==> flow/design.v <==
module ULA_LCD(clk, rst, rs, rw, en, dados, SOMA, SUBT, MULT, IGUAL, A, B, sinalA, sinalB);
	input [7:0] A;
	input [7:0] B;
	input sinalA;
	input sinalB;
	input SOMA;
	input SUBT;
	input MULT;
	input IGUAL;
	output en;
	output rw;
	output rs;
	output [7:0] dados;
	input clk;
	input rst;
	reg rs;
	reg rw;
	reg en;
	reg [7:0] dados;
	reg [21:0] c45;
	reg [21:0] c5;
	reg [21:0] c25;
	integer c1;
	reg flag45;
	reg flag5;
	reg flag2meio;
	reg [9:0] est2;
	reg flagbt1;
	reg flagbt2;
	reg flagbt3;
	reg flagbt4;
	reg flag_rst;
	reg [31:0] estado;
	reg subest;
	reg [5:0] charPos;
	reg [1:0] operacao;
	reg menos;
	reg [7:0] Alinha;
	reg [7:0] Blinha;
	reg menosA;
	reg menosB;
	reg menosR;
	parameter T45 = 2250, T5 = 250, T25 = 125;
	parameter clear = 1, opSOMA=1, opSUBT=2, opMULT=3, opIGUAL=4, skipLn=192, WAIT=10, WRITE=11, DEFAULT=6;
	reg [21:0] n45, n5, n25;
	reg nf45, nf5, nf25;
	always @(posedge clk) begin
		n45 = c45; n5 = c5; n25 = c25;
		nf45 = flag45; nf5 = flag5; nf25 = flag2meio;
    	if(flag_rst) begin
        	n45 = 0;
        	n25 = 0;
        	n5 = 0;
        	nf5 = 0;
        	nf45 = 0;
        	nf25 = 0;
    	end
    	if(n45 == T45) begin
            	n45 = 0;
            	nf45 = 1;
    	end
    	else if (n45 < T45) begin
        	n45 = n45+1;
    	end
    	if(n5 == T5) begin
        	n5 = 0;
        	nf5 = 1;
    	end
    	else if (n5 < T5) begin
        	n5 = n5 + 1;
    	end
    	if(n25 == T25) begin
			n25 = 0;
			nf25 = 1;
		end
		else if(n25 < T25) begin
			n25 = n25 + 1;
		end
		if(rst) begin
			c45 <= 0; c5 <= 0; c25 <= 0;
			flag45 <= 0; flag5 <= 0; flag2meio <= 0;
		end
		else begin
			c45 <= n45; c5 <= n5; c25 <= n25;
			flag45 <= nf45; flag5 <= nf5; flag2meio <= nf25;
		end
	end
	always @(posedge clk) begin
	if(rst) begin
		rs <= 0;
		rw <= 0;
		en <= 0;
		dados <= 0;
		c1 = 0;
		est2 <= 0;
		flagbt1 = 0;
		flagbt2 = 0;
		flagbt3 = 0;
		flagbt4 = 0;
		flag_rst <= 0;
		estado <= 0;
		subest = 0;
		charPos <= 0;
		operacao = 0;
		menos = 0;
		Alinha = 0;
		Blinha = 0;
		menosA <= 0;
		menosB <= 0;
	end
	else begin
    	case(estado)
			0: begin
				if(flag45) begin
					estado <= 1;
					subest <= 0;
				end
				else begin
					rs <= 0;
					rw <= 0;
					en <= 0;
				end
			end
        	1: begin
   			 if(subest == 0) begin
   				 en <= 0;
   				 subest <= 1;
   				 flag_rst <= 1;
   			 end
   			 else if(subest == 1) begin
   				 if(flag5) begin
   					 c1 = c1+1;
   					 rs <= 0;
   					 rw <= 0;
   					 en <= 1;
   					 dados <= 8'b00111000;
   					 flag_rst <= 1;
   					 subest = 0;
   					 estado <= 20;
   					 est2 <= 1;
   				 end
   				 else begin
   					 en <= 0;
   					 flag_rst <= 0;
   				 end
   				 if(c1 == 4) begin
   					 flag_rst <= 1;
   					 estado <= 20;
   					 subest <= 0;
   					 est2 <= 2;
   				 end
   			 end
        	end
        	20: begin
				en <= 1;
				if(subest == 0) begin
					subest <= 1;
					flag_rst <= 1;
				end
				else if(subest == 1) begin
					if(flag2meio) begin
						estado <= est2;
						subest <= 0;
					end
					else begin
						flag_rst <= 0;
					end
				end
			end
        	2: begin
   			 if(subest == 0) begin
   				 en <= 0;
   				 subest <= 1;
   				 flag_rst <= 1;
   			 end
   			 else if(subest == 1) begin  	
				if(flag5) begin
					 rs <= 0;
					 rw <= 0;
					 en <= 1;
					 dados <= 8'b00001100;
					 flag_rst <= 1;
					 subest <= 0;
					 estado <= 20;
					 est2 <= 3;	
				end
				else flag_rst <= 0; 
   			 end
        	end
        	3: begin
   			 if(subest == 0) begin
   				 en <= 0;
   				 subest <= 1;
   				 flag_rst <= 1;
   			 end
   			 if(subest == 1) begin
   				 if(flag5) begin
   					 dados <= 1;
   					 flag_rst <= 1;
   					 subest <= 0;
   					 estado <= 20;
   					 est2 <= 4;
   				 end
   				 else begin
   					 en <= 0;
   					 flag_rst <= 0;
   				 end
   			 end
        	end
        	4: begin
				 if(subest == 0) begin
					 en <= 0;
					 subest <= 1;
					 flag_rst <= 1;
				 end
				 if(subest == 1) begin
					 if(flag5) begin
						 rs <= 1'b0;
						 rw <= 1'b0;
						 en <= 1'b1;
						 dados <= 8'b0000110;
						 flag_rst <= 1;
						 subest <= 0;
						 estado <= 20;
						 est2 <= 5;
					 end
					 else begin
						 en <= 0;
						 flag_rst <= 0;
					 end
				 end
        	end
        	5: begin
				if(subest == 0) begin
					dados <= 0;
					 en <= 0;
					 subest <= 1;
					 flag_rst <= 1;
				 end
				 if(subest == 1) begin
					 if(flag5) begin
						 subest <= 0;
						 estado <= 6; 
					 end
					 else begin
						 en <= 0;
						 flag_rst <= 0;
					 end
				 end
			end
			6: begin
				en <= 0;
				if(!SOMA & !flagbt1) begin
					flagbt1 = 1;
				end
				else if(SOMA & flagbt1) begin
					subest <= 0;
					estado <= 9;
					charPos <= 20;
					flagbt1 <= 0;
					flag_rst <= 1;
					menosA <= 1;
					menosB <= 1;
					operacao = opSOMA;
				end
				if(!SUBT & !flagbt2) begin
					flagbt2 = 1;
				end
				else if(SUBT & flagbt2) begin
					subest <= 0;
					estado <= 17;
					charPos <= 20;
					flag_rst <= 1;
					flagbt2 <= 0;
					menosA <= 1;
					menosB <= 1;
					operacao = opSUBT;
				end
				if(!MULT & !flagbt3) begin
					flagbt3 = 1;
				end
				else if(MULT & flagbt3) begin
					subest <= 0;
					estado <= 25;
					flagbt3 = 0;
					flag_rst <= 1;
					operacao = opMULT;
					menosA <= 1;
					menosB <= 1;
					charPos <= 20;
				end
				if(!IGUAL & !flagbt4) begin
					flagbt4 = 1;
				end
				else if(IGUAL & flagbt4) begin
					charPos <= 0;
					subest <= 0;
					estado <= 15;
					flagbt4 = 0;
				end
			end
			9: begin
				if(subest == 0) begin
					subest <= 1;
					flag_rst <= 1;
				end
				else if(subest == 1) begin
					if(flag5) begin
						rs <= 0;
						rw <= 0;
						en <= 1;
						dados <= 1;
						subest <= 0;
						flag_rst <= 1;
						estado <= 20;
						est2 <= 10;
					end
					else begin
						flag_rst <= 0;
						en <= 0;
					end
				end
			end
        	10: begin
				en <= 0;
				if(subest == 0) begin
					subest <= 1;
					flag_rst <= 1;
				end
				else if(subest == 1) begin
					if(flag5) begin
						subest <= 0;
						flag_rst <= 1;
						estado <= 11;
					end
					else begin
						flag_rst <= 0;
					end
				end
   			end
   			11: begin
				if (charPos == 20) begin
					rs <= 0;
					rw <= 0;
					en <= 1;
					dados <= 1;
					charPos <= 0;
					estado <= 20;
					est2 <= 10;
					subest <= 0;
				end	
				else if(charPos == 0) begin
					if(sinalA & menosA) begin
						rs <= 1;
						rw <= 0;
						en <= 1;
						dados <= 45;
						estado <= 20;
						est2 <= 10;
						subest <= 0;
						menosA <= 0;
					end
					else begin 
						rs <= 1;
						rw <= 0;
						en <= 1;
						dados <= ((A/100) + 48);
						charPos <= 1;
						estado <= 20;
						est2 <= 10;
						subest <= 0;
					end
				end
				else if(charPos == 1) begin
					rs <= 1;
					rw <= 0;
					en <= 1;
					dados <= (((A/10)%10) + 48);
					charPos <= 2;
					estado <= 20;
					est2 <= 10;
					subest <= 0;
				end
				else if(charPos == 2) begin
					rs <= 1;
					rw <= 0;
					en <= 1;
					dados <= ((A%10) + 48);
					charPos <= 3;
					estado <= 20;
					est2 <= 10;
					subest <= 0;
				end
				else if(charPos == 3) begin
					rs <= 1;
					rw <= 0;
					en <= 1;
					dados <= 32;
					charPos <= 4;
					estado <= 20;
					est2 <= 10;
					subest <= 0;
				end
				else if(charPos == 4) begin
					rs <= 1;
					rw <= 0;
					en <= 1;
					dados <= 43;
					charPos <= 5;
					estado <= 20;
					est2 <= 10;
					subest <= 0;
				end
				else if(charPos == 5) begin
					rs <= 1;
					rw <= 0;
					en <= 1;
					dados <= 32;
					charPos <= 6;
					estado <= 20;
					est2 <= 10;
					subest <= 0;
				end
				else if(charPos == 6) begin
					if(sinalB & menosB) begin
						rs <= 1;
						rw <= 0;
						en <= 1;
						dados <= 45;
						estado <= 20;
						est2 <= 10;
						subest <= 0;
						menosB <= 0;
					end
					else begin
						rs <= 1;
						rw <= 0;
						en <= 1;
						dados <= ((B/100) + 48);
						charPos <= 7;
						estado <= 20;
						est2 <= 10;
						subest <= 0;
					end
				end
				else if(charPos == 7) begin
					rs <= 1;
					rw <= 0;
					en <= 1;
					dados <= ((B/10)%10 + 48);
					charPos <= 8;
					estado <= 20;
					est2 <= 10;
					subest <= 0;
				end
				else if(charPos == 8) begin
					rs <= 1;
					rw <= 0;
					en <= 1;
					dados <= ((B%10) + 48);
					charPos <= 9;
					estado <= 20;
					est2 <= 10;
					subest <= 0;
				end
				else if(charPos == 9) begin
					rs <= 1;
					rw <= 0;
					en <= 1;
					dados <= 32;
					charPos <= 10;
					estado <= 20;
					est2 <= 10;
					subest <= 0;
				end
				else if(charPos == 10) begin
					rs <= 1;
					rw <= 0;
					en <= 1;
					dados <= 32;
					charPos <= 11;
					estado <= 20;
					est2 <= 10;
					subest <= 0;
				end
				else if(charPos == 11) begin
					rs <= 1;
					rw <= 0;
					en <= 1;
					dados <= 32;
					charPos <= 12;
					estado <= 20;
					est2 <= 10;
					subest <= 0;
				end
				else if(charPos == 12) begin
					rs <= 1;
					rw <= 0;
					en <= 1;
					dados <= 32;
					charPos <= 13;
					estado <= 20;
					est2 <= 10;
					subest <= 0;
				end
				else if(charPos == 13) begin
					rs <= 1;
					rw <= 0;
					en <= 1;
					dados <= 32;
					charPos <= 14;
					estado <= 20;
					est2 <= 10;
					subest <= 0;
				end
				else if(charPos == 14) begin
					rs <= 1;
					rw <= 0;
					en <= 1;
					dados <= 32;
					charPos <= 15;
					estado <= 20;
					est2 <= 10;
					subest <= 0;
				end
				else if(charPos == 15) begin
					rs <= 1;
					rw <= 0;
					en <= 1;
					dados <= 32;
					charPos <= 17;
					estado <= 20;
					est2 <= 10;
					subest <= 0;
				end
				else if(charPos == 17) begin
					en <= 0;
					estado <= 20;
					est2 <= 10;
					charPos <= 18;
					subest <= 0;
				end
				else if(charPos == 18) begin
					estado <= 6;
					subest <= 0;
				end
			end
   			15: begin
				Alinha = A;
				Blinha = B;
				if(operacao == opSOMA) begin
					if(sinalA & !sinalB) begin
						operacao = opSUBT;
						if(A > B) begin
							menos = 1;
						end
						else begin
							menos = 0;
							Alinha = B;
							Blinha = A;
						end
					end
					else if(!sinalA & sinalB) begin
						operacao = opSUBT;
						if(B > A) begin
							menos = 1;
							Alinha = B;
							Blinha = A;
						end
						else menos = 0;
					end
					else if(sinalA & sinalB) begin
						if(A>0 & B>0) menos = 1;
						else menos = 0;
					end
					else menos = 0;
				end
				else if(operacao == opSUBT) begin
					if(sinalA & !sinalB) begin
						operacao = opSOMA;
						if(A>0 & B>0) menos = 1;
						else menos = 0;
					end
					else if(!sinalA & sinalB) begin
						operacao = opSOMA;
						menos = 0;
					end
					else if(sinalA & sinalB) begin
						if(A > B) begin
							menos = 1;
						end
						else begin
							menos = 0;
							Alinha = B;
							Blinha = A;
						end
					end
					else begin
						if(B > A) begin
							menos = 1;
							Alinha = B;
							Blinha = A;
						end
						else menos = 0;
					end
				end
				case(operacao) 
					opSOMA: begin
						if(subest == 0) begin
							en <= 0;
							subest <= 1;
							flag_rst <= 1;
						end
						else if(subest == 1) begin
							if(flag5) begin
								rs <= 0;
								rw <= 0;
								en <= 1;
								subest <= 0;
								estado <= 20;
								est2 <= 13;
								dados <= 8'b11000000;
							end
							else begin
								flag_rst <= 0;
								en <= 0;
							end
						end
					end
					opSUBT: begin
						if(subest == 0) begin
							en <= 0;
							subest <= 1;
							flag_rst <= 1;
						end
						else if(subest == 1) begin
							if(flag5) begin
								rs <= 0;
								rw <= 0;
								en <= 1;
								subest <= 0;
								estado <= 20;
								est2 <= 18;
								dados <= 8'b11000000;
							end
							else begin
								flag_rst <= 0;
								en <= 0;
							end
						end
					end
					opMULT: begin
						if(subest == 0) begin
							en <= 0;
							subest <= 1;
							flag_rst <= 1;
						end
						else if(subest == 1) begin
							if(flag5) begin
								rs <= 0;
								rw <= 0;
								en <= 1;
								subest <= 0;
								estado <= 20;
								est2 <= 21;
								dados <= 8'b11000000;
								if(sinalA & !sinalB || !sinalA & sinalB) begin
									if(A>0 & B>0) menos = 1;
									else menos = 0;
								end
								else begin
									menos = 0;
								end
							end
							else begin
								flag_rst <= 0;
								en <= 0;
							end
						end
					end
				endcase		
			end
			13: begin
				if(subest == 0) begin
					en <= 0;
					subest <= 1;
					flag_rst <= 1;
				end
				else if(subest == 1) begin
					if(flag5) begin
						subest <= 0;
						estado <= 14;
					end
					else begin
						flag_rst <= 0;
						en <= 0;
					end
				end
			end
			14: begin
				if(subest == 0) begin
					en <= 0;
					subest <= 1;
					flag_rst <= 1;
				end
				else if(subest == 1) begin
					if(flag5) begin
						if(charPos == 0) begin
							subest <= 0;
							estado <= 20;
							est2 <= 13;
							charPos <= 1;
						end
						else if(charPos == 1) begin
							if(menos) begin
								menos = 0;
								rs <= 1;
								rw <= 0;
								en <= 1;
								dados <= 45;
								estado <= 20;
								est2 <= 13;
								subest <= 0;
							end
							else begin
								rs <= 1;
								rw <= 0;
								en <= 1;
								dados <= ((A+B)/100 + 48);
								subest <= 0;
								charPos <= 2;
								estado <= 20;
								est2 <= 13;
							end
						end
						else if(charPos == 2) begin
							rs <= 1;
							rw <= 0;
							en <= 1;
							dados <= ((((A+B)/10)%10) + 48);
							subest <= 0;
							charPos <= 3;
							estado <= 20;
							est2 <= 13;
						end
						else if(charPos == 3) begin
							rs <= 1;
							rw <= 0;
							en <= 1;
							dados <= (((A+B)%10) + 48);
							subest <= 0;
							charPos <= 4;
							estado <= 20;
							est2 <= 13;
						end
						else if(charPos == 4) begin
							rs <= 1;
							rw <= 0;
							en <= 1;
							dados <= 32;
							subest <= 0;
							charPos <= 5;
							estado <= 20;
							est2 <= 13;
						end
						else if(charPos == 5) begin
							subest <= 0;
							estado <= 20;
							est2 <= 6;
						end
					end
					else begin
						flag_rst <= 0;
						en <= 0;
					end
				end
			end
			16: begin
				en <= 0;
				if(subest == 0) begin
					subest <= 1;
					flag_rst <= 1;
				end
				else if(subest == 1) begin
					if(flag5) begin
						subest <= 0;
						flag_rst <= 1;
						estado <= 17;
					end
					else begin
						flag_rst <= 0;
					end
				end
			end
			17: begin
				if (charPos == 20) begin
					rs <= 0;
					rw <= 0;
					en <= 1;
					dados <= 1;
					charPos <= 0;
					estado <= 20;
					est2 <= 16;
					subest <= 0;
				end	
				else if(charPos == 0) begin
					if(sinalA & menosA) begin
						rs <= 1;
						rw <= 0;
						en <= 1;
						dados <= 45;
						estado <= 20;
						est2 <= 16;
						subest <= 0;
						menosA <= 0;
					end
					else begin 
						rs <= 1;
						rw <= 0;
						en <= 1;
						dados <= ((A/100) + 48);
						charPos <= 1;
						estado <= 20;
						est2 <= 16;
						subest <= 0;
					end
				end
				else if(charPos == 1) begin
					rs <= 1;
					rw <= 0;
					en <= 1;
					dados <= (((A/10)%10) + 48);
					charPos <= 2;
					estado <= 20;
					est2 <= 16;
					subest <= 0;
				end
				else if(charPos == 2) begin
					rs <= 1;
					rw <= 0;
					en <= 1;
					dados <= ((A%10) + 48);
					charPos <= 3;
					estado <= 20;
					est2 <= 16;
					subest <= 0;
				end
				else if(charPos == 3) begin
					rs <= 1;
					rw <= 0;
					en <= 1;
					dados <= 32;
					charPos <= 4;
					estado <= 20;
					est2 <= 16;
					subest <= 0;
				end
				else if(charPos == 4) begin
					rs <= 1;
					rw <= 0;
					en <= 1;
					dados <= 45;
					charPos <= 5;
					estado <= 20;
					est2 <= 16;
					subest <= 0;
				end
				else if(charPos == 5) begin
					rs <= 1;
					rw <= 0;
					en <= 1;
					dados <= 32;
					charPos <= 6;
					estado <= 20;
					est2 <= 16;
					subest <= 0;
				end
				else if(charPos == 6) begin
					if(sinalB & menosB) begin
						rs <= 1;
						rw <= 0;
						en <= 1;
						dados <= 45;
						estado <= 20;
						est2 <= 16;
						subest <= 0;
						menosB <= 0;
					end
					else begin 
						rs <= 1;
						rw <= 0;
						en <= 1;
						dados <= ((B/100) + 48);
						charPos <= 7;
						estado <= 20;
						est2 <= 16;
						subest <= 0;
					end
				end
				else if(charPos == 7) begin
					rs <= 1;
					rw <= 0;
					en <= 1;
					dados <= ((B/10)%10 + 48);
					charPos <= 8;
					estado <= 20;
					est2 <= 16;
					subest <= 0;
				end
				else if(charPos == 8) begin
					rs <= 1;
					rw <= 0;
					en <= 1;
					dados <= ((B%10) + 48);
					charPos <= 9;
					estado <= 20;
					est2 <= 16;
					subest <= 0;
				end
				else if(charPos == 9) begin
					rs <= 1;
					rw <= 0;
					en <= 1;
					dados <= 32;
					charPos <= 10;
					estado <= 20;
					est2 <= 16;
					subest <= 0;
				end
				else if(charPos == 10) begin
					rs <= 1;
					rw <= 0;
					en <= 1;
					dados <= 32;
					charPos <= 11;
					estado <= 20;
					est2 <= 16;
					subest <= 0;
				end
				else if(charPos == 11) begin
					rs <= 1;
					rw <= 0;
					en <= 1;
					dados <= 32;
					charPos <= 12;
					estado <= 20;
					est2 <= 16;
					subest <= 0;
				end
				else if(charPos == 12) begin
					rs <= 1;
					rw <= 0;
					en <= 1;
					dados <= 32;
					charPos <= 13;
					estado <= 20;
					est2 <= 16;
					subest <= 0;
				end
				else if(charPos == 13) begin
					rs <= 1;
					rw <= 0;
					en <= 1;
					dados <= 32;
					charPos <= 14;
					estado <= 20;
					est2 <= 16;
					subest <= 0;
				end
				else if(charPos == 14) begin
					rs <= 1;
					rw <= 0;
					en <= 1;
					dados <= 32;
					charPos <= 15;
					estado <= 20;
					est2 <= 16;
					subest <= 0;
				end
				else if(charPos == 15) begin
					rs <= 1;
					rw <= 0;
					en <= 1;
					dados <= 32;
					charPos <= 16;
					estado <= 20;
					est2 <= 16;
					subest <= 0;
				end
				else if(charPos == 16) begin
					en <= 0;
					estado <= 20;
					est2 <= 16;
					charPos <= 17;
					subest <= 0;
				end
				else if(charPos == 17) begin
					estado <= 6;
					subest <= 0;
				end
			end
			18: begin
				if(subest == 0) begin
					en <= 0;
					subest <= 1;
					flag_rst <= 1;
				end
				else if(subest == 1) begin
					if(flag5) begin
						subest <= 0;
						estado <= 19;
					end
					else begin
						flag_rst <= 0;
						en <= 0;
					end
				end
			end
			19: begin
				if(subest == 0) begin
					en <= 0;
					subest <= 1;
					flag_rst <= 1;
				end
				else if(subest == 1) begin
					if(flag5) begin
						if(charPos == 0) begin
							subest <= 0;
							estado <= 20;
							est2 <= 18;
							charPos <= 1;
						end
						else if(charPos == 1) begin
							if(menos) begin
								menos = 0;
								rs <= 1;
								rw <= 0;
								en <= 1;
								dados <= 45;
								estado <= 20;
								est2 <= 18;
								subest <= 0;
							end
							else begin
								rs <= 1;
								rw <= 0;
								en <= 1;
								dados <= ((Alinha-Blinha)/100 + 48);
								subest <= 0;
								charPos <= 2;
								estado <= 20;
								est2 <= 18;
							end
						end
						else if(charPos == 2) begin
							rs <= 1;
							rw <= 0;
							en <= 1;
							dados <= ((((Alinha-Blinha)/10)%10) + 48);
							subest <= 0;
							charPos <= 3;
							estado <= 20;
							est2 <= 18;
						end
						else if(charPos == 3) begin
							rs <= 1;
							rw <= 0;
							en <= 1;
							dados <= (((Alinha-Blinha)%10) + 48);
							subest <= 0;
							charPos <= 4;
							estado <= 20;
							est2 <= 18;
						end
						else if(charPos == 4) begin
							rs <= 1;
							rw <= 0;
							en <= 1;
							dados <= 32;
							subest <= 0;
							charPos <= 5;
							estado <= 20;
							est2 <= 18;
						end
						else if(charPos == 5) begin
							subest <= 0;
							estado <= 20;
							est2 <= 6;
						end
					end
					else begin
						flag_rst <= 0;
						en <= 0;
					end
				end
			end
			21: begin
				if(subest == 0) begin
					en <= 0;
					subest <= 1;
					flag_rst <= 1;
				end
				else if(subest == 1) begin
					if(flag5) begin
						subest <= 0;
						estado <= 22;
					end
					else begin
						flag_rst <= 0;
						en <= 0;
					end
				end
			end
			22: begin
				if(subest == 0) begin
					en <= 0;
					subest <= 1;
					flag_rst <= 1;
				end
				else if(subest == 1) begin
					if(flag5) begin
						if(charPos == 0) begin
							subest <= 0;
							estado <= 20;
							est2 <= 21;
							charPos <= 1;
						end
						else if(charPos == 1) begin
							if(menos) begin
								menos = 0;
								rs <= 1;
								rw <= 0;
								en <= 1;
								dados <= 45;
								estado <= 20;
								est2 <= 21;
								subest <= 0;
							end
							else begin
								rs <= 1;
								rw <= 0;
								en <= 1;
								dados <= ((A*B)/10000 + 48);
								subest <= 0;
								charPos <= 2;
								estado <= 20;
								est2 <= 21;
							end
						end
						else if(charPos == 2) begin
							rs <= 1;
							rw <= 0;
							en <= 1;
							dados <= ((((A*B)/1000)%10) + 48);
							subest <= 0;
							charPos <= 3;
							estado <= 20;
							est2 <= 21;
						end
						else if(charPos == 3) begin
							rs <= 1;
							rw <= 0;
							en <= 1;
							dados <= (((A*B/100)%10) + 48);
							subest <= 0;
							charPos <= 4;
							estado <= 20;
							est2 <= 21;
						end
						else if(charPos == 4) begin
							rs <= 1;
							rw <= 0;
							en <= 1;
							dados <= (((A*B/10)%10) + 48);
							subest <= 0;
							charPos <= 5;
							estado <= 20;
							est2 <= 21;
						end
						else if(charPos == 5) begin
							rs <= 1;
							rw <= 0;
							en <= 1;
							dados <= ((A*B)%10) + 48;
							subest <= 0;
							charPos <= 6;
							estado <= 20;
							est2 <= 21;
						end
						else if(charPos == 6) begin
							rs <= 1;
							rw <= 0;
							en <= 1;
							dados <= 32;
							subest <= 0;
							charPos <= 7;
							estado <= 20;
							est2 <= 21;
						end
						else if(charPos == 7) begin
							subest <= 0;
							estado <= 20;
							est2 <= 6;
						end
					end
					else begin
						flag_rst <= 0;
						en <= 0;
					end
				end
			end
			24: begin
				en <= 0;
				if(subest == 0) begin
					subest <= 1;
					flag_rst <= 1;
				end
				else if(subest == 1) begin
					if(flag5) begin
						subest <= 0;
						flag_rst <= 1;
						estado <= 25;
					end
					else begin
						flag_rst <= 0;
					end
				end
			end
			25: begin
				if (charPos == 20) begin
					rs <= 0;
					rw <= 0;
					en <= 1;
					dados <= 1;
					charPos <= 0;
					estado <= 20;
					est2 <= 24;
					subest <= 0;
				end	
				else if(charPos == 0) begin
					if(sinalA & menosA) begin
						rs <= 1;
						rw <= 0;
						en <= 1;
						dados <= 45;
						estado <= 20;
						est2 <= 24;
						subest <= 0;
						menosA <= 0;
					end
					else begin 
						rs <= 1;
						rw <= 0;
						en <= 1;
						dados <= ((A/100) + 48);
						charPos <= 1;
						estado <= 20;
						est2 <= 24;
						subest <= 0;
					end
				end
				else if(charPos == 1) begin
					rs <= 1;
					rw <= 0;
					en <= 1;
					dados <= (((A/10)%10) + 48);
					charPos <= 2;
					estado <= 20;
					est2 <= 24;
					subest <= 0;
				end
				else if(charPos == 2) begin
					rs <= 1;
					rw <= 0;
					en <= 1;
					dados <= ((A%10) + 48);
					charPos <= 3;
					estado <= 20;
					est2 <=24;
					subest <= 0;
				end
				else if(charPos == 3) begin
					rs <= 1;
					rw <= 0;
					en <= 1;
					dados <= 32;
					charPos <= 4;
					estado <= 20;
					est2 <= 24;
					subest <= 0;
				end
				else if(charPos == 4) begin
					rs <= 1;
					rw <= 0;
					en <= 1;
					dados <= 42;
					charPos <= 5;
					estado <= 20;
					est2 <= 24;
					subest <= 0;
				end
				else if(charPos == 5) begin
					rs <= 1;
					rw <= 0;
					en <= 1;
					dados <= 32;
					charPos <= 6;
					estado <= 20;
					est2 <= 24;
					subest <= 0;
				end
				else if(charPos == 6) begin
					if(sinalB & menosB) begin
						rs <= 1;
						rw <= 0;
						en <= 1;
						dados <= 45;
						estado <= 20;
						est2 <= 24;
						subest <= 0;
						menosB <= 0;
					end
					else begin 
						rs <= 1;
						rw <= 0;
						en <= 1;
						dados <= ((B/100) + 48);
						charPos <= 7;
						estado <= 20;
						est2 <= 24;
						subest <= 0;
					end
				end
				else if(charPos == 7) begin
					rs <= 1;
					rw <= 0;
					en <= 1;
					dados <= ((B/10)%10 + 48);
					charPos <= 8;
					estado <= 20;
					est2 <= 24;
					subest <= 0;
				end
				else if(charPos == 8) begin
					rs <= 1;
					rw <= 0;
					en <= 1;
					dados <= ((B%10) + 48);
					charPos <= 9;
					estado <= 20;
					est2 <= 24;
					subest <= 0;
				end
				else if(charPos == 9) begin
					rs <= 1;
					rw <= 0;
					en <= 1;
					dados <= 32;
					charPos <= 10;
					estado <= 20;
					est2 <= 24;
					subest <= 0;
				end
				else if(charPos == 10) begin
					rs <= 1;
					rw <= 0;
					en <= 1;
					dados <= 32;
					charPos <= 11;
					estado <= 20;
					est2 <= 24;
					subest <= 0;
				end
				else if(charPos == 11) begin
					rs <= 1;
					rw <= 0;
					en <= 1;
					dados <= 32;
					charPos <= 12;
					estado <= 20;
					est2 <= 24;
					subest <= 0;
				end
				else if(charPos == 12) begin
					rs <= 1;
					rw <= 0;
					en <= 1;
					dados <= 32;
					charPos <= 13;
					estado <= 20;
					est2 <= 24;
					subest <= 0;
				end
				else if(charPos == 13) begin
					rs <= 1;
					rw <= 0;
					en <= 1;
					dados <= 32;
					charPos <= 14;
					estado <= 20;
					est2 <= 24;
					subest <= 0;
				end
				else if(charPos == 14) begin
					rs <= 1;
					rw <= 0;
					en <= 1;
					dados <= 32;
					charPos <= 15;
					estado <= 20;
					est2 <= 24;
					subest <= 0;
				end
				else if(charPos == 15) begin
					rs <= 1;
					rw <= 0;
					en <= 1;
					dados <= 32;
					charPos <= 16;
					estado <= 20;
					est2 <= 24;
					subest <= 0;
				end
				else if(charPos == 16) begin
					en <= 0;
					estado <= 20;
					est2 <= 24;
					charPos <= 17;
					subest <= 0;
				end
				else if(charPos == 17) begin
					estado <= 6;
					subest <= 0;
				end
			end
    	endcase
	end
	end
endmodule
# Tool chain data of ULA_LCD
# Each step is given for the RTL above and for the edited RTL.
# Lines under "orig" count in the file above, lines under "edited" in the edited file.
# "change" is "edited" less "orig", of the values as shown; "change_rel_pct" is that difference over "orig", in percent.
# Library cell names are shortened.
setup:
  design: "ULA_LCD"
  clock_port: "clk"
  cell_library: "sky130hd"
  corner: "tt_025C_1v80"

# The edit
# The edit as a unified diff against the file above.
# A script made this edit. It changes what the design does and was not meant as an optimisation.
# begin of diff
@@ -300,26 +300,4 @@
 				end
 			end
-			9: begin
-				if(subest == 0) begin
-					subest <= 1;
-					flag_rst <= 1;
-				end
-				else if(subest == 1) begin
-					if(flag5) begin
-						rs <= 0;
-						rw <= 0;
-						en <= 1;
-						dados <= 1;
-						subest <= 0;
-						flag_rst <= 1;
-						estado <= 20;
-						est2 <= 10;
-					end
-					else begin
-						flag_rst <= 0;
-						en <= 0;
-					end
-				end
-			end
         	10: begin
 				en <= 0;
# end of diff

# Word-level counts
# Counts by Yosys on the flattened word-level netlist (proc, flatten, opt, wreduce; memories kept). Register bits leave out memories and registers merged into their read ports (data or address). Print and check cells are left out.
classes:
  columns: ["element", "orig", "edited", "change", "change_rel_pct"]
  rows:
  - ["mul", 1, 1, 0, 0.00]
  - ["eq_ne", 139, 134, -5, -3.60]
  - ["cmp", 7, 7, 0, 0.00]
  - ["reduce_and_logical", 65, 64, -1, -1.54]
  - ["logic", 14, 14, 0, 0.00]
  - ["n_mux", 636, 633, -3, -0.47]
  - ["addsub", 23, 23, 0, 0.00]
  - ["div_mod_pow", 24, 24, 0, 0.00]
op_table:
  columns: ["op", "orig", "edited", "change", "change_rel_pct"]
  rows:
  - ["2-to-1 mux 10 bit", 96, 94, -2, -2.08]
  - ["inequality test 2 bit (second input constant)", 48, 46, -2, -4.17]
  - ["inequality test 2 x 1 -> 1 bit (second input constant)", 11, 9, -2, -18.18]
  - ["OR reduction 3 bit", 4, 6, 2, 50.00]
  - ["OR reduction 4 bit", 3, 1, -2, -66.67]
  - ["nonzero test 11 bit", 0, 2, 2, null]
  - ["2-to-1 mux 1 bit", 267, 266, -1, -0.37]
  - ["OR reduction 2 bit", 8, 7, -1, -12.50]
  - ["equality test 32 x 4 -> 1 bit (second input constant)", 7, 6, -1, -14.29]
  - ["AND reduction 12 bit", 2, 1, -1, -50.00]
  - ["AND reduction 28 bit", 2, 1, -1, -50.00]
  - ["nonzero test 12 bit", 2, 1, -1, -50.00]
  - ["parallel mux 1 bit (select 13 bit)", 1, 0, -1, -100.00]
  - ["parallel mux 10 bit (select 12 bit)", 1, 0, -1, -100.00]
  - ["nonzero test 13 bit", 1, 0, -1, -100.00]
  - ["nonzero test 19 bit", 1, 0, -1, -100.00]
  - ["nonzero test 22 bit", 1, 0, -1, -100.00]
  - ["OR reduction 11 bit", 1, 0, -1, -100.00]
  - ["OR reduction 6 bit", 1, 2, 1, 100.00]
  - ["OR reduction 7 bit", 1, 0, -1, -100.00]
  - ["parallel mux 1 bit (select 12 bit)", 0, 1, 1, null]
  - ["parallel mux 10 bit (select 11 bit)", 0, 1, 1, null]
  - ["AND reduction 11 bit", 0, 1, 1, null]
  - ["AND reduction 26 bit", 0, 1, 1, null]
  - ["nonzero test 17 bit", 0, 1, 1, null]
  - ["nonzero test 21 bit", 0, 1, 1, null]
  - ["OR reduction 10 bit", 0, 1, 1, null]
  - ["2-to-1 mux 32 bit", 90, 90, 0, 0.00]
# Not every row of either side is listed.
word_totals:
  columns: ["element", "orig", "edited", "change", "change_rel_pct"]
  rows:
  - ["inputBits", 24, 24, 0, 0.00]
  - ["out_inout_bits", 11, 11, 0, 0.00]
  - ["word_cells", 935, 926, -9, -0.96]
  - ["regBits", 187, 187, 0, 0.00]

# Logic depth
# Yosys ltp: most cells in a row. Word level: on the elaborated netlist, between registers, memories and ports. Mapped: between sequential cells and ports; inverters and the memories' decode and read muxes count.
logic_depth:
  columns: ["element", "orig", "edited", "change", "change_rel_pct"]
  rows:
  - ["ltp_word", 21, 21, 0, 0.00]
  - ["abc_area", "0", "0", null, null]
  - ["depth_mapped", 497, 497, 0, 0.00]
  - ["ltp_nobuf", 458, 469, 11, 2.40]

# Netlist
# Yosys stat after the flow's synthesis: flattened, memories mapped to cells. It holds for the ABC_AREA given above (unset counts as 0); a run with the other value may have another netlist.
synth_totals:
  columns: ["element", "orig", "edited", "change", "change_rel_pct"]
  rows:
  - ["buf_cells", 333, 280, -53, -15.92]
  - ["mapped_cells", 8662, 7922, -740, -8.54]
  - ["ffs", 203, 203, 0, 0.00]
  - ["seqArea_mm2", 0.0040639, 0.0040639, 0.0000000, 0.00]
  - ["mapped_area_mm2", 0.060209, 0.0547688, -0.0054402, -9.04]
by_type:
  columns: ["cell", "orig", "edited", "change", "change_rel_pct"]
  rows:
  - ["nand2_1", 828, 692, -136, -16.43]
  - ["a21oi_1", 557, 471, -86, -15.44]
  - ["o21ai_0", 476, 421, -55, -11.55]
  - ["a211oi_1", 130, 92, -38, -29.23]
  - ["clkbuf_1", 195, 230, 35, 17.95]
  - ["o211ai_1", 101, 68, -33, -32.67]
  - ["buf_4", 38, 8, -30, -78.95]
  - ["o31ai_1", 215, 187, -28, -13.02]
  - ["a21o_1", 120, 95, -25, -20.83]
  - ["o21ai_1", 71, 48, -23, -32.39]
  - ["inv_1", 275, 297, 22, 8.00]
  - ["buf_2", 39, 20, -19, -48.72]
  - ["and3_1", 89, 72, -17, -19.10]
  - ["xor2_1", 142, 158, 16, 11.27]
  - ["o21a_1", 282, 297, 15, 5.32]
  - ["mux2_2", 104, 119, 15, 14.42]
  - ["a41oi_1", 29, 14, -15, -51.72]
  - ["o22ai_1", 70, 56, -14, -20.00]
# Not every row of either side is listed.

# Timing after synthesis
# Source: OpenSTA report_checks on the synthesized netlist (no wires, ideal clock, input and output delay 20% of the period each), path of least setup slack; recovery checks are left aside. Register names are those of the netlist, which keeps one name where synthesis merged equal registers.
synth_path:
  columns: ["element", "orig", "edited", "change", "change_rel_pct"]
  rows:
  - ["kind", "input to register", "input to register", null, null]
  - ["start", "in B[6]", "in B[4]", null, null]
  - ["end", "reg dados[6]", "reg dados[0]", null, null]
  - ["setup_slack_ps", 11034, 10895, -139, null]
  - ["setup_time_ps", 65, 131, 66, null]
  - ["required_time_ps", 119935, 119869, -66, -0.06]
  - ["tclk_ps", 120000, 120000, 0, 0.00]
  - ["n_path_buf", 38, 34, -4, -10.53]
  - ["launch_ps", 24000, 24000, 0, 0.00]
  - ["path_delay_ps", 84966, 85104, 138, 0.16]
  - ["stages", 440, 444, 4, 0.91]
  - ["input_delay_ps", 24000, 24000, 0, 0.00]
  - ["t_arrival_ps", 108901, 108973, 72, 0.07]
  - ["synth_period_reached_ps", 108966, 109105, 139, 0.13]
# "path_delay_ps" is the arrival time less input delay plus setup time.
# "stages": output pins that drive a net of the path, with the launching flip-flop's if there is one; two outputs of one cell count as two.
# "synth_period_reached_ps" is the clock period less the worst setup slack; recovery checks do not enter. This is arithmetic on one report: input and output delays are still those of the set period (20% each).
# The rows between start and end are the longest chain of elaborated cells between them; the timing report does not say that the signal goes this way. Where chains are equally long, one stands for them.
# A line is the first line of the expression or statement that the cell stems from. Yosys adds cells for indexed reads and writes and turns some case tables into memories.
# At most two assigning lines are given for a register; there are more.
synth_between_orig:
  cell_sequence: "clkbuf_1 clkbuf_1 and2_1 fa_1 fa_1 fa_1 inv_1 fa_1 inv_1 ha_1 inv_1 o21ai_0 a21oi_1 o21bai_1 a21oi_1 o21bai_1 a21oi_1 xnor2_1 [... 404 more ...] buf_6 a2111o_1 a311oi_4 o211ai_1 a21oi_1 nand2_1 o21ai_1 inv_1 ha_1 o21ai_0 nand2_1 ha_1 a311o_1 a221oi_1 o21ai_0 a21oi_1 a21oi_1 nor2_1"
  elab_chain_len: 13
synth_lines_orig:
  columns: ["element", "line", "rtl"]
  rows:
  - ["start: declaration", 3, "input [7:0] B;"]
  - ["divider 8 x 4 -> 32 bit", 1338, "dados <= ((B/10)%10 + 48);"]
  - ["remainder unit 32 x 4 -> 32 bit", 1338, null]
  - ["adder 8 x 6 -> 8 bit", 1338, null]
  - ["2-to-1 mux 8 bit", 1334, "else if(charPos == 7) begin"]
  - ["2-to-1 mux 8 bit", 1312, "else if(charPos == 6) begin"]
  - ["2-to-1 mux 8 bit", 1302, "else if(charPos == 5) begin"]
  - ["2-to-1 mux 8 bit", 1292, "else if(charPos == 4) begin"]
  - ["2-to-1 mux 8 bit", 1282, "else if(charPos == 3) begin"]
  - ["2-to-1 mux 8 bit", 1272, "else if(charPos == 2) begin"]
  - ["2-to-1 mux 8 bit", 1262, "else if(charPos == 1) begin"]
  - ["2-to-1 mux 8 bit", 1240, "else if(charPos == 0) begin"]
  - ["2-to-1 mux 8 bit", 1230, "if (charPos == 20) begin"]
  - ["parallel mux 8 bit (select 12 bit)", 112, "case(estado)"]
  - ["end: assignment", 367, "dados <= ((A/100) + 48);"]
  - ["end: assignment", 378, "dados <= (((A/10)%10) + 48);"]
  - ["end: declaration", 13, "output [7:0] dados;"]
synth_between_edited:
  cell_sequence: "clkbuf_1 clkbuf_1 nand2_1 fa_1 inv_1 fa_1 ha_1 inv_1 fa_1 inv_1 ha_1 nor2b_1 o21ai_0 a21boi_0 o21ai_0 a21boi_0 o21ai_0 a21boi_0 [... 408 more ...] nor2b_1 o21ai_0 nand2b_1 a21oi_1 nor2b_1 o21ai_0 nand2b_1 a2111oi_0 o2111ai_1 nor3_1 nand2_1 a31oi_1 and4b_1 o211ai_1 o211ai_1 a41oi_1 o2111ai_1 o211ai_1"
  elab_chain_len: 13
synth_lines_edited:
  columns: ["element", "line", "rtl"]
  rows:
  - ["start: declaration", 3, "input [7:0] B;"]
  - ["divider 8 x 4 -> 32 bit", 1316, "dados <= ((B/10)%10 + 48);"]
  - ["remainder unit 32 x 4 -> 32 bit", 1316, null]
  - ["adder 8 x 6 -> 8 bit", 1316, null]
  - ["2-to-1 mux 8 bit", 1312, "else if(charPos == 7) begin"]
  - ["2-to-1 mux 8 bit", 1290, "else if(charPos == 6) begin"]
  - ["2-to-1 mux 8 bit", 1280, "else if(charPos == 5) begin"]
  - ["2-to-1 mux 8 bit", 1270, "else if(charPos == 4) begin"]
  - ["2-to-1 mux 8 bit", 1260, "else if(charPos == 3) begin"]
  - ["2-to-1 mux 8 bit", 1250, "else if(charPos == 2) begin"]
  - ["2-to-1 mux 8 bit", 1240, "else if(charPos == 1) begin"]
  - ["2-to-1 mux 8 bit", 1218, "else if(charPos == 0) begin"]
  - ["2-to-1 mux 8 bit", 1208, "if (charPos == 20) begin"]
  - ["parallel mux 8 bit (select 12 bit)", 112, "case(estado)"]
  - ["end: assignment", 345, "dados <= ((A/100) + 48);"]
  - ["end: assignment", 356, "dados <= (((A/10)%10) + 48);"]
  - ["end: declaration", 13, "output [7:0] dados;"]

# Worst path after layout
# Path of least setup slack in the final report of each run of set A (OpenROAD, finished layout, wires in). Where an end is a register, its clock arrival counts in the times.
# The path's times are printed in steps of 10 ps; the period is the one set.
layout_path:
  columns: ["element", "orig", "edited", "change", "change_rel_pct"]
  rows:
  - ["kind", "input to register", "input to register", null, null]
  - ["start", "in A[0]", "in B[6]", null, null]
  - ["end", "reg dados[5]", "reg dados[0]", null, null]
  - ["input_delay_ps", 22800, 22800, 0, 0.00]
  - ["setup_time_ps", 140, 120, -20, null]
  - ["n_path_buf", 21, 12, -9, -42.86]
  - ["t_arrival_ps", 107470, 107930, 460, 0.43]
  - ["launch_ps", 22800, 22800, 0, 0.00]
  - ["setup_slack_ps", 6930, 6510, -420, null]
  - ["required_time_ps", 114410, 114440, 30, 0.03]
  - ["tclk_ps", 114000, 114000, 0, 0.00]
  - ["stages", 426, 416, -10, -2.35]
# The rows between start and end are the longest chain of elaborated cells between them; the timing report does not say that the signal goes this way. Where chains are equally long, one stands for them.
# At most two assigning lines are given for a register; there are more.
layout_between_orig:
  cell_sequence: "clkdlybuf4s50_1 buf_4 nand2_1 fa_1 inv_1 fa_1 ha_1 inv_1 fa_1 inv_1 ha_1 nor2b_1 o21ai_0 a21boi_0 o21ai_0 a21boi_0 o21ai_0 nand2b_1 [... 390 more ...] nand3_1 o21a_1 a2111o_1 a311oi_4 o211ai_1 a21oi_1 nand2_1 o21ai_1 inv_1 ha_1 o21ai_0 nand2_1 ha_1 o22ai_1 nor4_1 a311oi_1 a211oi_1 a211oi_1"
  elab_chain_len: 12
layout_lines_orig:
  columns: ["element", "line", "rtl"]
  rows:
  - ["start: declaration", 2, "input [7:0] A;"]
  - ["multiplier 8 x 8 -> 16 bit", 1174, "dados <= (((A*B/10)%10) + 48);"]
  - ["divider 32 x 4 -> 32 bit", 1174, null]
  - ["remainder unit 32 x 4 -> 32 bit", 1174, null]
  - ["adder 8 x 6 -> 8 bit", 1174, null]
  - ["2-to-1 mux 8 bit", 1170, "else if(charPos == 4) begin"]
  - ["2-to-1 mux 8 bit", 1160, "else if(charPos == 3) begin"]
  - ["2-to-1 mux 8 bit", 1150, "else if(charPos == 2) begin"]
  - ["2-to-1 mux 8 bit", 1128, "else if(charPos == 1) begin"]
  - ["2-to-1 mux 8 bit", 1122, "if(charPos == 0) begin"]
  - ["2-to-1 mux 8 bit", 1121, "if(flag5) begin"]
  - ["2-to-1 mux 8 bit", 1115, null]
  - ["parallel mux 8 bit (select 12 bit)", 112, "case(estado)"]
  - ["end: assignment", 367, "dados <= ((A/100) + 48);"]
  - ["end: assignment", 378, "dados <= (((A/10)%10) + 48);"]
  - ["end: declaration", 13, "output [7:0] dados;"]
layout_between_edited:
  cell_sequence: "clkdlybuf4s50_1 and2_1 fa_1 fa_1 fa_1 inv_1 fa_1 inv_1 ha_1 inv_1 o21ai_0 a21oi_1 xnor2_1 a21oi_1 nor4b_1 nor4b_4 a31o_2 nor2_1 [... 380 more ...] nor2b_1 o21ai_0 nand2b_1 a21oi_1 nor2b_1 o21ai_0 nand2b_1 a2111oi_0 o2111ai_1 nor3_1 nand2_1 a31oi_1 and4b_2 o211ai_1 o211ai_1 a41oi_1 o2111ai_1 o211ai_1"
  elab_chain_len: 13
layout_lines_edited:
  columns: ["element", "line", "rtl"]
  rows:
  - ["start: declaration", 3, "input [7:0] B;"]
  - ["divider 8 x 4 -> 32 bit", 1316, "dados <= ((B/10)%10 + 48);"]
  - ["remainder unit 32 x 4 -> 32 bit", 1316, null]
  - ["adder 8 x 6 -> 8 bit", 1316, null]
  - ["2-to-1 mux 8 bit", 1312, "else if(charPos == 7) begin"]
  - ["2-to-1 mux 8 bit", 1290, "else if(charPos == 6) begin"]
  - ["2-to-1 mux 8 bit", 1280, "else if(charPos == 5) begin"]
  - ["2-to-1 mux 8 bit", 1270, "else if(charPos == 4) begin"]
  - ["2-to-1 mux 8 bit", 1260, "else if(charPos == 3) begin"]
  - ["2-to-1 mux 8 bit", 1250, "else if(charPos == 2) begin"]
  - ["2-to-1 mux 8 bit", 1240, "else if(charPos == 1) begin"]
  - ["2-to-1 mux 8 bit", 1218, "else if(charPos == 0) begin"]
  - ["2-to-1 mux 8 bit", 1208, "if (charPos == 20) begin"]
  - ["parallel mux 8 bit (select 12 bit)", 112, "case(estado)"]
  - ["end: assignment", 345, "dados <= ((A/100) + 48);"]
  - ["end: assignment", 356, "dados <= (((A/10)%10) + 48);"]
  - ["end: declaration", 13, "output [7:0] dados;"]

# Measured runs
# Both versions went through the flow (Yosys, OpenROAD) with the same settings in each pair. Constraints: input delay and output delay 20% of the set period each, output load 0.01 pF.
settings_set_A:
  CORE_UTILIZATION: 40
  period_ns: 114.0
  CAP_MARGIN: 20
  CORE_MARGIN: 2
  SLEW_MARGIN: 20
measured_set_A:
  columns: ["element", "orig", "edited", "change", "change_rel_pct"]
  rows:
  - ["total_die_area_mm2", 0.15364, 0.139898, -0.013742, -8.94]
  - ["timing.setup.tns_ps", 0, 0, 0, null]
  - ["final_stdcell_area_mm2", 0.0640101, 0.0583359, -0.0056742, -8.86]
  - ["yosys.chip_area_mm2", 0.060209, 0.0547688, -0.0054402, -9.04]
  - ["timing.hold.ws_ps", 456, 457, 1, null]
  - ["worstSetupSlack_ps", 6934, 6510, -424, null]
settings_set_B:
  CELL_PAD_IN_SITES_DETAIL_PLACEMENT: 1
  CELL_PAD_IN_SITES_GLOBAL_PLACEMENT: 1
  CORE_ASPECT_RATIO: 0.9
  CORE_UTILIZATION: 52
  GPL_ROUTABILITY_DRIVEN: 0
  SETUP_SLACK_MARGIN: 5.0
  SLEW_MARGIN: 25
  TNS_END_PERCENT: 65
  period_ns: 173.0
  CAP_MARGIN: 20
  CORE_MARGIN: 2
measured_set_B:
  columns: ["element", "orig", "edited", "change", "change_rel_pct"]
  rows:
  - ["total_die_area_mm2", 0.118527, 0.10794, -0.010587, -8.93]
  - ["timing.setup.tns_ps", 0, 0, 0, null]
  - ["final_stdcell_area_mm2", 0.0624399, 0.0572249, -0.0052150, -8.35]
  - ["yosys.chip_area_mm2", 0.060209, 0.0547688, -0.0054402, -9.04]
  - ["timing.hold.ws_ps", 462, 462, 0, null]
  - ["worstSetupSlack_ps", 42200, 43377, 1177, null]
